==> flow/design.v <==
module Mips_Processor (
    input             clk,
    input             rst,
    output     [15:0] mem_addr,
    output            mem_wr,
    output     [15:0] mem_wdata,
    input      [15:0] mem_rdata,
    output reg        wb_we,
    output reg [3:0]  wb_rd,
    output reg [15:0] wb_data
);
    localparam OP_ADD  = 4'd0,  OP_ADDM = 4'd1,  OP_SUB = 4'd2,  OP_ADDI = 4'd3;
    localparam OP_MUL  = 4'd4,  OP_AND  = 4'd5,  OP_SHL = 4'd6,  OP_LW   = 4'd7;
    localparam OP_LWI  = 4'd8,  OP_SW   = 4'd9,  OP_SWI = 4'd10, OP_CLR  = 4'd11;
    localparam OP_LI   = 4'd12, OP_CMP  = 4'd13, OP_BNE = 4'd14, OP_J    = 4'd15;
    reg  [15:0] pc;
    reg         ifid_valid;
    reg  [15:0] ifid_instr, ifid_pcp2;
    reg         idex_valid;
    reg  [3:0]  idex_op, idex_r1, idex_r2;
    reg  [15:0] idex_v1, idex_v2, idex_imm;
    reg         exmem_valid;
    reg  [3:0]  exmem_op, exmem_rd;
    reg  [15:0] exmem_res, exmem_s;
    reg         exmem_phase;
    reg  [15:0] sr, hi, lo;
    reg  [15:0] rf [0:15];
    function writes_reg(input [3:0] op);
        writes_reg = (op == OP_ADD) || (op == OP_ADDM) || (op == OP_SUB) || (op == OP_ADDI) ||
                     (op == OP_AND) || (op == OP_SHL) || (op == OP_LW) || (op == OP_LWI) ||
                     (op == OP_CLR) || (op == OP_LI);
    endfunction
    function uses_ba(input [3:0] op);
        uses_ba = (op == OP_ADDM) || (op == OP_LW) || (op == OP_LWI) || (op == OP_SW) || (op == OP_SWI);
    endfunction
    function uses_mem(input [3:0] op);
        uses_mem = uses_ba(op);
    endfunction
    function is_load(input [3:0] op);
        is_load = (op == OP_ADDM) || (op == OP_LW) || (op == OP_LWI);
    endfunction
    function b_is_reg(input [3:0] op);
        b_is_reg = (op == OP_ADD) || (op == OP_SUB) || (op == OP_MUL) || (op == OP_AND) || (op == OP_CMP);
    endfunction
    function b_shifted(input [3:0] op);
        b_shifted = (op == OP_ADDM) || (op == OP_LW) || (op == OP_LI);
    endfunction
    function real_rd(input [3:0] r);
        real_rd = (r != 4'd0) && (r != 4'd9) && (r != 4'd12) && (r != 4'd13);
    endfunction
    wire mem_port   = exmem_valid && uses_mem(exmem_op);
    wire two_phase  = (exmem_op == OP_LWI) || (exmem_op == OP_SWI);
    wire stall_mem  = exmem_valid && two_phase && !exmem_phase;
    wire [15:0] data_addr = exmem_res;
    assign mem_addr  = mem_port ? data_addr : pc;
    assign mem_wr    = exmem_valid && ((exmem_op == OP_SW) || (exmem_op == OP_SWI && exmem_phase));
    assign mem_wdata = exmem_s;
    reg [15:0] mem_result;
    always @* begin
        case (exmem_op)
            OP_ADDM:       mem_result = exmem_s + mem_rdata;
            OP_LW, OP_LWI: mem_result = mem_rdata;
            default:       mem_result = exmem_res;
        endcase
    end
    wire mem_we       = exmem_valid && writes_reg(exmem_op) && !stall_mem;
    wire mem_fwd_ok   = exmem_valid && writes_reg(exmem_op) && !is_load(exmem_op) && real_rd(exmem_rd);
    wire wb_real      = wb_we && real_rd(wb_rd);
    function [15:0] fwd(input [3:0] r, input [15:0] v);
        if (mem_fwd_ok && exmem_rd == r)
            fwd = exmem_res;
        else if (wb_real && wb_rd == r)
            fwd = wb_data;
        else
            fwd = v;
    endfunction
    wire [15:0] f1 = fwd(idex_r1, idex_v1);
    wire [15:0] f2 = fwd(idex_r2, idex_v2);
    wire [15:0] ex_a = uses_ba(idex_op) ? f2 : f1;
    wire [15:0] ex_b = b_is_reg(idex_op) ? f2 : idex_imm;
    wire [16:0] ex_diff = {1'b0, ex_a} + {1'b0, ~ex_b} + 17'd1;
    wire        ex_eq   = (ex_a == ex_b);
    wire [31:0] ex_prod = ex_a * ex_b;
    wire [15:0] ex_shl  = (ex_b[15:4] != 12'd0) ? 16'd0 : (ex_a << ex_b[3:0]);
    reg [15:0] ex_res;
    always @* begin
        case (idex_op)
            OP_SUB:  ex_res = ex_diff[15:0];
            OP_AND:  ex_res = ex_a & ex_b;
            OP_SHL:  ex_res = ex_shl;
            OP_CLR:  ex_res = 16'd0;
            OP_LI:   ex_res = ex_b;
            default: ex_res = ex_a + ex_b;
        endcase
    end
    wire [15:0] ex_sr = {ex_eq, ex_diff[15], ex_diff[16],
                         (ex_a[15] != ex_b[15]) && (ex_diff[15] != ex_a[15]), 12'd0};
    wire [3:0]  id_op = ifid_instr[15:12];
    wire [3:0]  id_r1 = ifid_instr[11:8];
    wire [3:0]  id_r2 = uses_ba(id_op) ? 4'd10 : ifid_instr[7:4];
    wire [15:0] id_sx = {{8{ifid_instr[7]}}, ifid_instr[7:0]};
    wire [15:0] id_imm = b_shifted(id_op) ? {id_sx[14:0], 1'b0} : id_sx;
    function [15:0] rd_reg(input [3:0] r);
        if (r == 4'd0)
            rd_reg = 16'd0;
        else if (r == 4'd9)
            rd_reg = sr;
        else if (r == 4'd12)
            rd_reg = hi;
        else if (r == 4'd13)
            rd_reg = lo;
        else if (wb_real && wb_rd == r)
            rd_reg = wb_data;
        else
            rd_reg = rf[r];
    endfunction
    wire id_reads1 = ifid_valid && (id_op != OP_LI) && (id_op != OP_CLR) && (id_op != OP_BNE) &&
                     (id_op != OP_J) && (!uses_ba(id_op) || id_op == OP_ADDM || id_op == OP_SW || id_op == OP_SWI);
    wire id_reads2 = ifid_valid && (b_is_reg(id_op) || uses_ba(id_op));
    wire ex_load   = idex_valid && writes_reg(idex_op) && is_load(idex_op);
    wire load_use  = ex_load && ((id_reads1 && id_r1 == idex_r1) || (id_reads2 && id_r2 == idex_r1));
    function spec_hit(input [3:0] r);
        spec_hit = idex_valid && (((idex_op == OP_CMP) && r == 4'd9) ||
                                  ((idex_op == OP_MUL) && (r == 4'd12 || r == 4'd13)));
    endfunction
    wire spec_use  = (id_reads1 && spec_hit(id_r1)) || (id_reads2 && spec_hit(id_r2));
    wire stall_id  = load_use || spec_use;
    wire id_go     = ifid_valid && !stall_mem && !stall_id;
    wire ex_cmp    = idex_valid && (idex_op == OP_CMP);
    wire br_taken  = ifid_valid && (id_op == OP_BNE) && (ex_cmp ? !ex_eq : !sr[15]);
    wire redirect  = id_go && (br_taken || id_op == OP_J);
    wire [15:0] br_target = ifid_pcp2 + {id_sx[14:0], 1'b0};
    wire [15:0] j_target  = {ifid_pcp2[15:13], ifid_instr[11:0], 1'b0};
    wire fetch    = !mem_port;                  
    wire if_hold  = stall_mem || (ifid_valid && stall_id);
    wire [15:0] pcp2 = pc + 16'd2;
    integer i;
    always @(posedge clk) begin
        if (rst) begin
            pc <= 16'd0;
            ifid_valid <= 1'b0;
            idex_valid <= 1'b0;
            exmem_valid <= 1'b0;
            exmem_phase <= 1'b0;
            wb_we <= 1'b0;
            sr <= 16'd0;
            hi <= 16'd0;
            lo <= 16'd0;
            for (i = 0; i < 16; i = i + 1)
                rf[i] <= 16'd0;
        end else begin
            if (wb_real)
                rf[wb_rd] <= wb_data;
            wb_we   <= mem_we;
            wb_rd   <= exmem_rd;
            wb_data <= mem_result;
            if (stall_mem) begin
                exmem_phase <= 1'b1;
                exmem_res   <= mem_rdata;
                idex_v1     <= f1;
                idex_v2     <= f2;
            end else begin
                exmem_valid <= idex_valid && (idex_op != OP_BNE) && (idex_op != OP_J);
                exmem_op    <= idex_op;
                exmem_rd    <= idex_r1;
                exmem_res   <= ex_res;
                exmem_s     <= f1;
                exmem_phase <= 1'b0;
                if (idex_valid && idex_op == OP_CMP)
                    sr <= ex_sr;
                if (idex_valid && idex_op == OP_MUL) begin
                    hi <= ex_prod[31:16];
                    lo <= ex_prod[15:0];
                end
                idex_valid <= id_go;
                idex_op    <= id_op;
                idex_r1    <= id_r1;
                idex_r2    <= id_r2;
                idex_v1    <= rd_reg(id_r1);
                idex_v2    <= rd_reg(id_r2);
                idex_imm   <= id_imm;
            end
            if (redirect) begin
                pc <= (id_op == OP_J) ? j_target : br_target;
                ifid_valid <= 1'b0;
            end else if (!if_hold) begin
                if (fetch) begin
                    pc <= pcp2;
                    ifid_valid <= 1'b1;
                    ifid_instr <= mem_rdata;
                    ifid_pcp2  <= pcp2;
                end else begin
                    ifid_valid <= 1'b0;
                end
            end
        end
    end
endmodule
Reports on Mips_Processor. The steps from the RTL of Mips_Processor to its reports follow in flow order. Line numbers count from 1 in the design file above. Library cell names are shortened. A cell with - has no value.

Top module: Mips_Processor. Clock input: clk. Cell library: sky130hd. Timing corner: tt_025C_1v80.

Word-level counts. Counts by Yosys on the flattened word-level netlist (proc, flatten, opt, wreduce; memories kept). Print and check cells are left out. Cells with the same type and inputs are merged into one. Memory sizes are those after Yosys's memory passes, which may raise the word count (mostly to a power of two), join words into wider ones and drop unused or constant bits.

Under flip-flop bits (word level) stands 202. Memory bits (writable): 256. Under memories kept stands 1. For input port bits the number is 18. The entry for output and inout bits reads 54. For cells after elaboration the number is 275.

The entry for add/sub/neg operators reads 6. For multiply operators the number is 1. Under equality and inequality tests stands 67. Under shift-type cells stands 1. Under muxes and demuxes stands 40. Under bitwise logic cells stands 7. The entry for reduce/logical cells reads 128.

Memory list: rf (words 16, width 16, RTL line 27) `reg  [15:0] rf [0:15];`.

Operators with widths (count): 16-bit by 16-bit multiplier with 32-bit output (1); 16-bit two-way mux (27); 4-bit == test (second input constant) (24); 16-bit case mux with 5-bit select (1); 1-bit logical OR (54); 1-bit logical AND (52); 16-bit adder (3); 4-bit != test (second input constant) (12); 4-bit by 3-bit == test with 1-bit output (second input constant) (10); 4-bit == test (8); 16-bit case mux with 2-bit select (1); 4-bit by 2-bit == test with 1-bit output (second input constant) (5); 4-bit logical NOT (5); 16-bit by 16-bit adder with 17-bit output (1); 17-bit by 1-bit adder with 17-bit output (second input constant) (1); 16-bit == test (1); 16-bit bitwise AND (1); 16-bit by 2-bit adder with 16-bit output (second input constant) (1); 16-bit by 4-bit left shift with 16-bit output (1); 16-bit inverter (1); 4-bit two-way mux (4); 12-bit nonzero test (1); 4-bit by 1-bit == test with 1-bit output (second input constant) (3); 2-bit AND reduction (4); 4-bit nonzero test (2); 8-bit two-way mux (1); 1-bit logical NOT (7); 1-bit two-way mux (6).

Other operator kinds: 6; their cells: 12.

Depth. Longest topological path by Yosys (ltp), each cell counted once; first at word level (registers and memories cut), then after technology mapping (sequential cells cut; the memories' decode and read muxes count).

Under word-level depth stands 25. ABC_AREA: 0. The figure for mapped depth is 37.

Synthesis result. Source: synth_stat.txt of the flow (Yosys; design flattened, memories mapped). It holds for the ABC_AREA given above (unset counts as 0); a run with the other value may have another netlist. The area totals of this step are shown rounded.

Cell count: 3664. For cell area after synthesis the number is 36500 um2. The figure for flip-flop cells is 462. Buffer cells: 241.

Cells by type: edfxtp_1 (count 401, total area 1.2E+04 um2); fa_1 (count 198, total area 3.96E+03 um2); ha_1 (count 167, total area 2.09E+03 um2); mux4_2 (count 80, total area 1.8E+03 um2); nand2_1 (count 404, total area 1.52E+03 um2); and2_1 (count 202, total area 1.26E+03 um2); dfxtp_1 (count 61, total area 1.22E+03 um2); nor2_1 (count 284, total area 1.07E+03 um2); inv_1 (count 280, total area 1.05E+03 um2); a21oi_1 (count 170, total area 850.816 um2); mux2i_1 (count 82, total area 820.787 um2); xnor2_1 (count 85, total area 744.464 um2); clkbuf_1 (count 195, total area 731.952 um2); a211oi_1 (count 87, total area 653.126 um2); o21ai_0 (count 124, total area 620.595 um2); nand3_1 (count 92, total area 460.442 um2); mux2_2 (count 38, total area 427.91 um2); nor2b_1 (count 53, total area 331.568 um2).

Not listed: further types 70, cells in them 661.

Path before layout. Path of least setup slack by OpenSTA after synthesis, without wires, with an ideal clock, recovery checks aside; 20% of the period is set as input and as output delay. Where synthesis merged equal registers, the netlist keeps one of their names.

Path type: reg-to-reg. Start point: reg exmem_op[1]. End point: reg hi[15]. The entry for clock period reads 11000 ps. For time at the first pin the number is 0 ps. The entry for data arrival time reads 8620 ps. The entry for required time reads 10857 ps. For setup slack the number is 2237 ps. For path delay the number is 8763 ps. Under stages on the path stands 33. The entry for buffers on the path reads 5. Period reached after synthesis: 8763 ps.

"path delay" = arrival - input delay + setup time. "stages on the path" counts driving pins, that of a launching flip-flop among them; a cell with two outputs on the path counts twice. "period reached after synthesis" is the clock period less the worst setup slack; recovery checks do not enter. This is arithmetic on one report: input and output delays are still those of the set period (20% each). Between the ends stands the longest chain of elaborated cells between them, by number of cells; it is not shown to be the way that was timed. Of several equally long chains one is given. Each line given opens the expression or statement behind the cell; cells for indexed reads and writes are added by Yosys, which also makes memories of some case tables.

Path through: edfxtp_1 and4b_4 nor3_4 or4b_1 buf_2 buf_2 buf_2 buf_2 or2_2 a31oi_1 clkbuf_1 nor2_1 fa_1 inv_1 fa_1 fa_1 inv_1 fa_1 fa_1 inv_1 fa_1 inv_1 ha_1 a21o_1 a21o_1 a221oi_1 a31oi_1 a31o_2 a31oi_1 o211ai_1 a32oi_1 a221o_1 a41oi_1. For cells in the longest elaborated chain the number is 17. The entry for elaborated cells between the ends (all ways) reads 38. Those cells by class: mul: 1; eq/ne: 10; mux: 4; logic: 1; reduce/logical: 22.

Ends and longest elaborated chain, after synthesis: start: declaration (RTL line 23) `reg  [3:0]  exmem_op, exmem_rd;`; start: assignment (RTL line 164) `exmem_op    <= idex_op;`; 4-bit logical NOT (RTL line 29) `writes_reg = (op == OP_ADD) || (op == OP_ADDM) || (op == OP_SUB) || (op == OP_ADDI) ||`; 1-bit logical OR (9 in a row) (RTL line 29); 1-bit logical AND (3 in a row) (RTL line 67) `wire mem_fwd_ok   = exmem_valid && writes_reg(exmem_op) && !is_load(exmem_op) && real_rd(exmem_rd);`; 1-bit logical AND (RTL line 70) `if (mem_fwd_ok && exmem_rd == r)`; 16-bit two-way mux (RTL line 70); 16-bit two-way mux (RTL line 79) `wire [15:0] ex_a = uses_ba(idex_op) ? f2 : f1;`; 16-bit by 16-bit multiplier with 32-bit output (RTL line 83) `wire [31:0] ex_prod = ex_a * ex_b;`; end: assignment (RTL line 147) `hi <= 16'd0;`; end: assignment (RTL line 172) `hi <= ex_prod[31:16];`; end: declaration (RTL line 26) `reg  [15:0] sr, hi, lo;`.

Timing after layout. From the final timing report of flow run A: the path of least setup slack in the routed layout; clock arrival at registers is part of the times. The path's times are printed in steps of 10 ps; the period is the one set.

Path type: reg-to-reg. Start point: reg exmem_op[0]. End point: reg hi[15]. The entry for clock period reads 11000 ps. For time at the first pin the number is 610 ps. The entry for data arrival time reads 10670 ps. The entry for required time reads 11450 ps. For setup slack the number is 780 ps. Under stages on the path stands 31. The entry for buffers on the path reads 2.

Between the ends stands the longest chain of elaborated cells between them, by number of cells; it is not shown to be the way that was timed. Of several equally long chains one is given.

Path through: edfxtp_1 nor4b_2 nor3_4 buf_4 or4b_1 buf_4 mux2_4 o221ai_2 inv_1 ha_1 inv_1 fa_1 inv_1 fa_1 fa_1 fa_1 fa_1 inv_1 fa_1 inv_1 ha_1 nand2_1 nor2_1 a221oi_1 a31oi_1 a31o_2 a31oi_1 o211ai_1 a32oi_1 a221o_1 a41oi_1. For cells in the longest elaborated chain the number is 17. The entry for elaborated cells between the ends (all ways) reads 38. Those cells by class: mul: 1; eq/ne: 10; mux: 4; logic: 1; reduce/logical: 22.

Ends and longest elaborated chain, after layout: start: declaration (RTL line 23) `reg  [3:0]  exmem_op, exmem_rd;`; start: assignment (RTL line 164) `exmem_op    <= idex_op;`; 4-bit logical NOT (RTL line 29) `writes_reg = (op == OP_ADD) || (op == OP_ADDM) || (op == OP_SUB) || (op == OP_ADDI) ||`; 1-bit logical OR (9 in a row) (RTL line 29); 1-bit logical AND (3 in a row) (RTL line 67) `wire mem_fwd_ok   = exmem_valid && writes_reg(exmem_op) && !is_load(exmem_op) && real_rd(exmem_rd);`; 1-bit logical AND (RTL line 70) `if (mem_fwd_ok && exmem_rd == r)`; 16-bit two-way mux (RTL line 70); 16-bit two-way mux (RTL line 79) `wire [15:0] ex_a = uses_ba(idex_op) ? f2 : f1;`; 16-bit by 16-bit multiplier with 32-bit output (RTL line 83) `wire [31:0] ex_prod = ex_a * ex_b;`; end: assignment (RTL line 147) `hi <= 16'd0;`; end: assignment (RTL line 172) `hi <= ex_prod[31:16];`; end: declaration (RTL line 26) `reg  [15:0] sr, hi, lo;`.

Design Mips_Processor on sky130hd. What follows are 3 stored runs of the flow, each under its own settings; their order means nothing. The constraints put input and output delay at 20% of the set period each and load the outputs with 0.01 pF. "reached clock period": clock period set for the run, less the worst setup slack. It is reckoned from that one timing run; input and output delays stay at 20% of the period that was set. "time on the worst setup path": the worst setup path's part of the clock period (all of it between registers, 20% less for each end at a port) less its slack. A launch clock that arrives late makes it longer, a capture clock that arrives late makes it shorter. "power" rests on the timing tool's default activity at the inputs, not on a simulated workload. "time on the worst setup path" is known to 10 ps. The results are shown rounded.

Files of flow run A:
==> flow/run.sh <==
#!/bin/bash
# the make line also repeats the synthesis and layout settings of config.mk as NAME=value (left out here)
make -C /OpenROAD-flow-scripts/flow DESIGN_CONFIG=/design/flow/config.mk WORK_HOME=/design/flow/orfs CLKGATE_MAP_FILE= finish
==> flow/config.mk <==
export PLATFORM = sky130hd
export DESIGN_NAME = Mips_Processor
export DESIGN_NICKNAME = Mips_Processor
export VERILOG_FILES = /design/flow/design.v
export SDC_FILE = /design/flow/constraint.sdc
export NUM_CORES = 4
export LEC_CHECK = 0
export CAP_MARGIN = 20
export CORE_MARGIN = 2
export CORE_UTILIZATION = 40
export PLACE_DENSITY = 0.6
export SLEW_MARGIN = 20
==> flow/constraint.sdc <==
create_clock -name core_clock -period 11.0 [get_ports {clk}]
set_input_delay 2.2000 -clock core_clock [delete_from_list [all_inputs] [get_ports {clk}]]
set_output_delay 2.2000 -clock core_clock [all_outputs]
set_load 0.01 [all_outputs]

Results of flow run A. The Yosys chip area after synthesis comes to 36500 um2. The area inside the die boundary is 93600 um2. The standard-cell area of the final layout reads 40400 um2. For the utilization after routing the run shows 0.448. The smallest setup slack is 779 ps. The setup total negative slack reads 0 ps. The smallest hold slack comes to 490 ps. The power reads 14000 uW. The reached clock period is 10221 ps. The time on the worst setup path reads 10220 ps. Class of the worst setup path: reg-to-reg.

Files of flow run B:
==> flow/run.sh <==
#!/bin/bash
# the make line also repeats the synthesis and layout settings of config.mk as NAME=value (left out here)
make -C /OpenROAD-flow-scripts/flow DESIGN_CONFIG=/design/flow/config.mk WORK_HOME=/design/flow/orfs CLKGATE_MAP_FILE= finish
==> flow/config.mk <==
export PLATFORM = sky130hd
export DESIGN_NAME = Mips_Processor
export DESIGN_NICKNAME = Mips_Processor
export VERILOG_FILES = /design/flow/design.v
export SDC_FILE = /design/flow/constraint.sdc
export NUM_CORES = 4
export LEC_CHECK = 0
export CAP_MARGIN = 15
export CELL_PAD_IN_SITES_GLOBAL_PLACEMENT = 3
export CORE_ASPECT_RATIO = 1.08
export CORE_MARGIN = 9
export CORE_UTILIZATION = 47
export CTS_CLUSTER_SIZE = 72
export GPL_ROUTABILITY_DRIVEN = 0
export GPL_TIMING_DRIVEN = 0
export MAX_ROUTING_LAYER = met4
export PLACE_DENSITY = 0.44
export SLEW_MARGIN = 20
==> flow/constraint.sdc <==
create_clock -name core_clock -period 11.0 [get_ports {clk}]
set_input_delay 2.2000 -clock core_clock [delete_from_list [all_inputs] [get_ports {clk}]]
set_output_delay 2.2000 -clock core_clock [all_outputs]
set_load 0.01 [all_outputs]

Results of flow run B. The Yosys chip area after synthesis comes to 36500 um2. The area inside the die boundary is 87900 um2. The standard-cell area of the final layout reads 40800 um2. For the utilization after routing the run shows 0.534. The smallest setup slack is 249 ps. The setup total negative slack reads 0 ps. The smallest hold slack comes to 446 ps. The power reads 14400 uW. The reached clock period is 10751 ps. The time on the worst setup path reads 10750 ps. Class of the worst setup path: reg-to-reg.

Files of flow run C:
==> flow/run.sh <==
#!/bin/bash
# the make line also repeats the synthesis and layout settings of config.mk as NAME=value (left out here)
make -C /OpenROAD-flow-scripts/flow DESIGN_CONFIG=/design/flow/config.mk WORK_HOME=/design/flow/orfs CLKGATE_MAP_FILE= finish
==> flow/config.mk <==
export PLATFORM = sky130hd
export DESIGN_NAME = Mips_Processor
export DESIGN_NICKNAME = Mips_Processor
export VERILOG_FILES = /design/flow/design.v
export SDC_FILE = /design/flow/constraint.sdc
export NUM_CORES = 4
export LEC_CHECK = 0
export CAP_MARGIN = 5
export CELL_PAD_IN_SITES_DETAIL_PLACEMENT = 1
export CORE_MARGIN = 2
export CORE_UTILIZATION = 23
export CTS_CLUSTER_DIAMETER = 283
export GPL_ROUTABILITY_DRIVEN = 0
export GPL_TIMING_DRIVEN = 0
export HOLD_SLACK_MARGIN = 0.24
export MIN_ROUTING_LAYER = met1
export PLACE_DENSITY = 0.93
export SETUP_SLACK_MARGIN = 0.76
export SLEW_MARGIN = 35
==> flow/constraint.sdc <==
create_clock -name core_clock -period 14.5 [get_ports {clk}]
set_input_delay 2.9000 -clock core_clock [delete_from_list [all_inputs] [get_ports {clk}]]
set_output_delay 2.9000 -clock core_clock [all_outputs]
set_load 0.01 [all_outputs]

Outcome of flow run C: stopped before the end: routing reported GRT-0116.
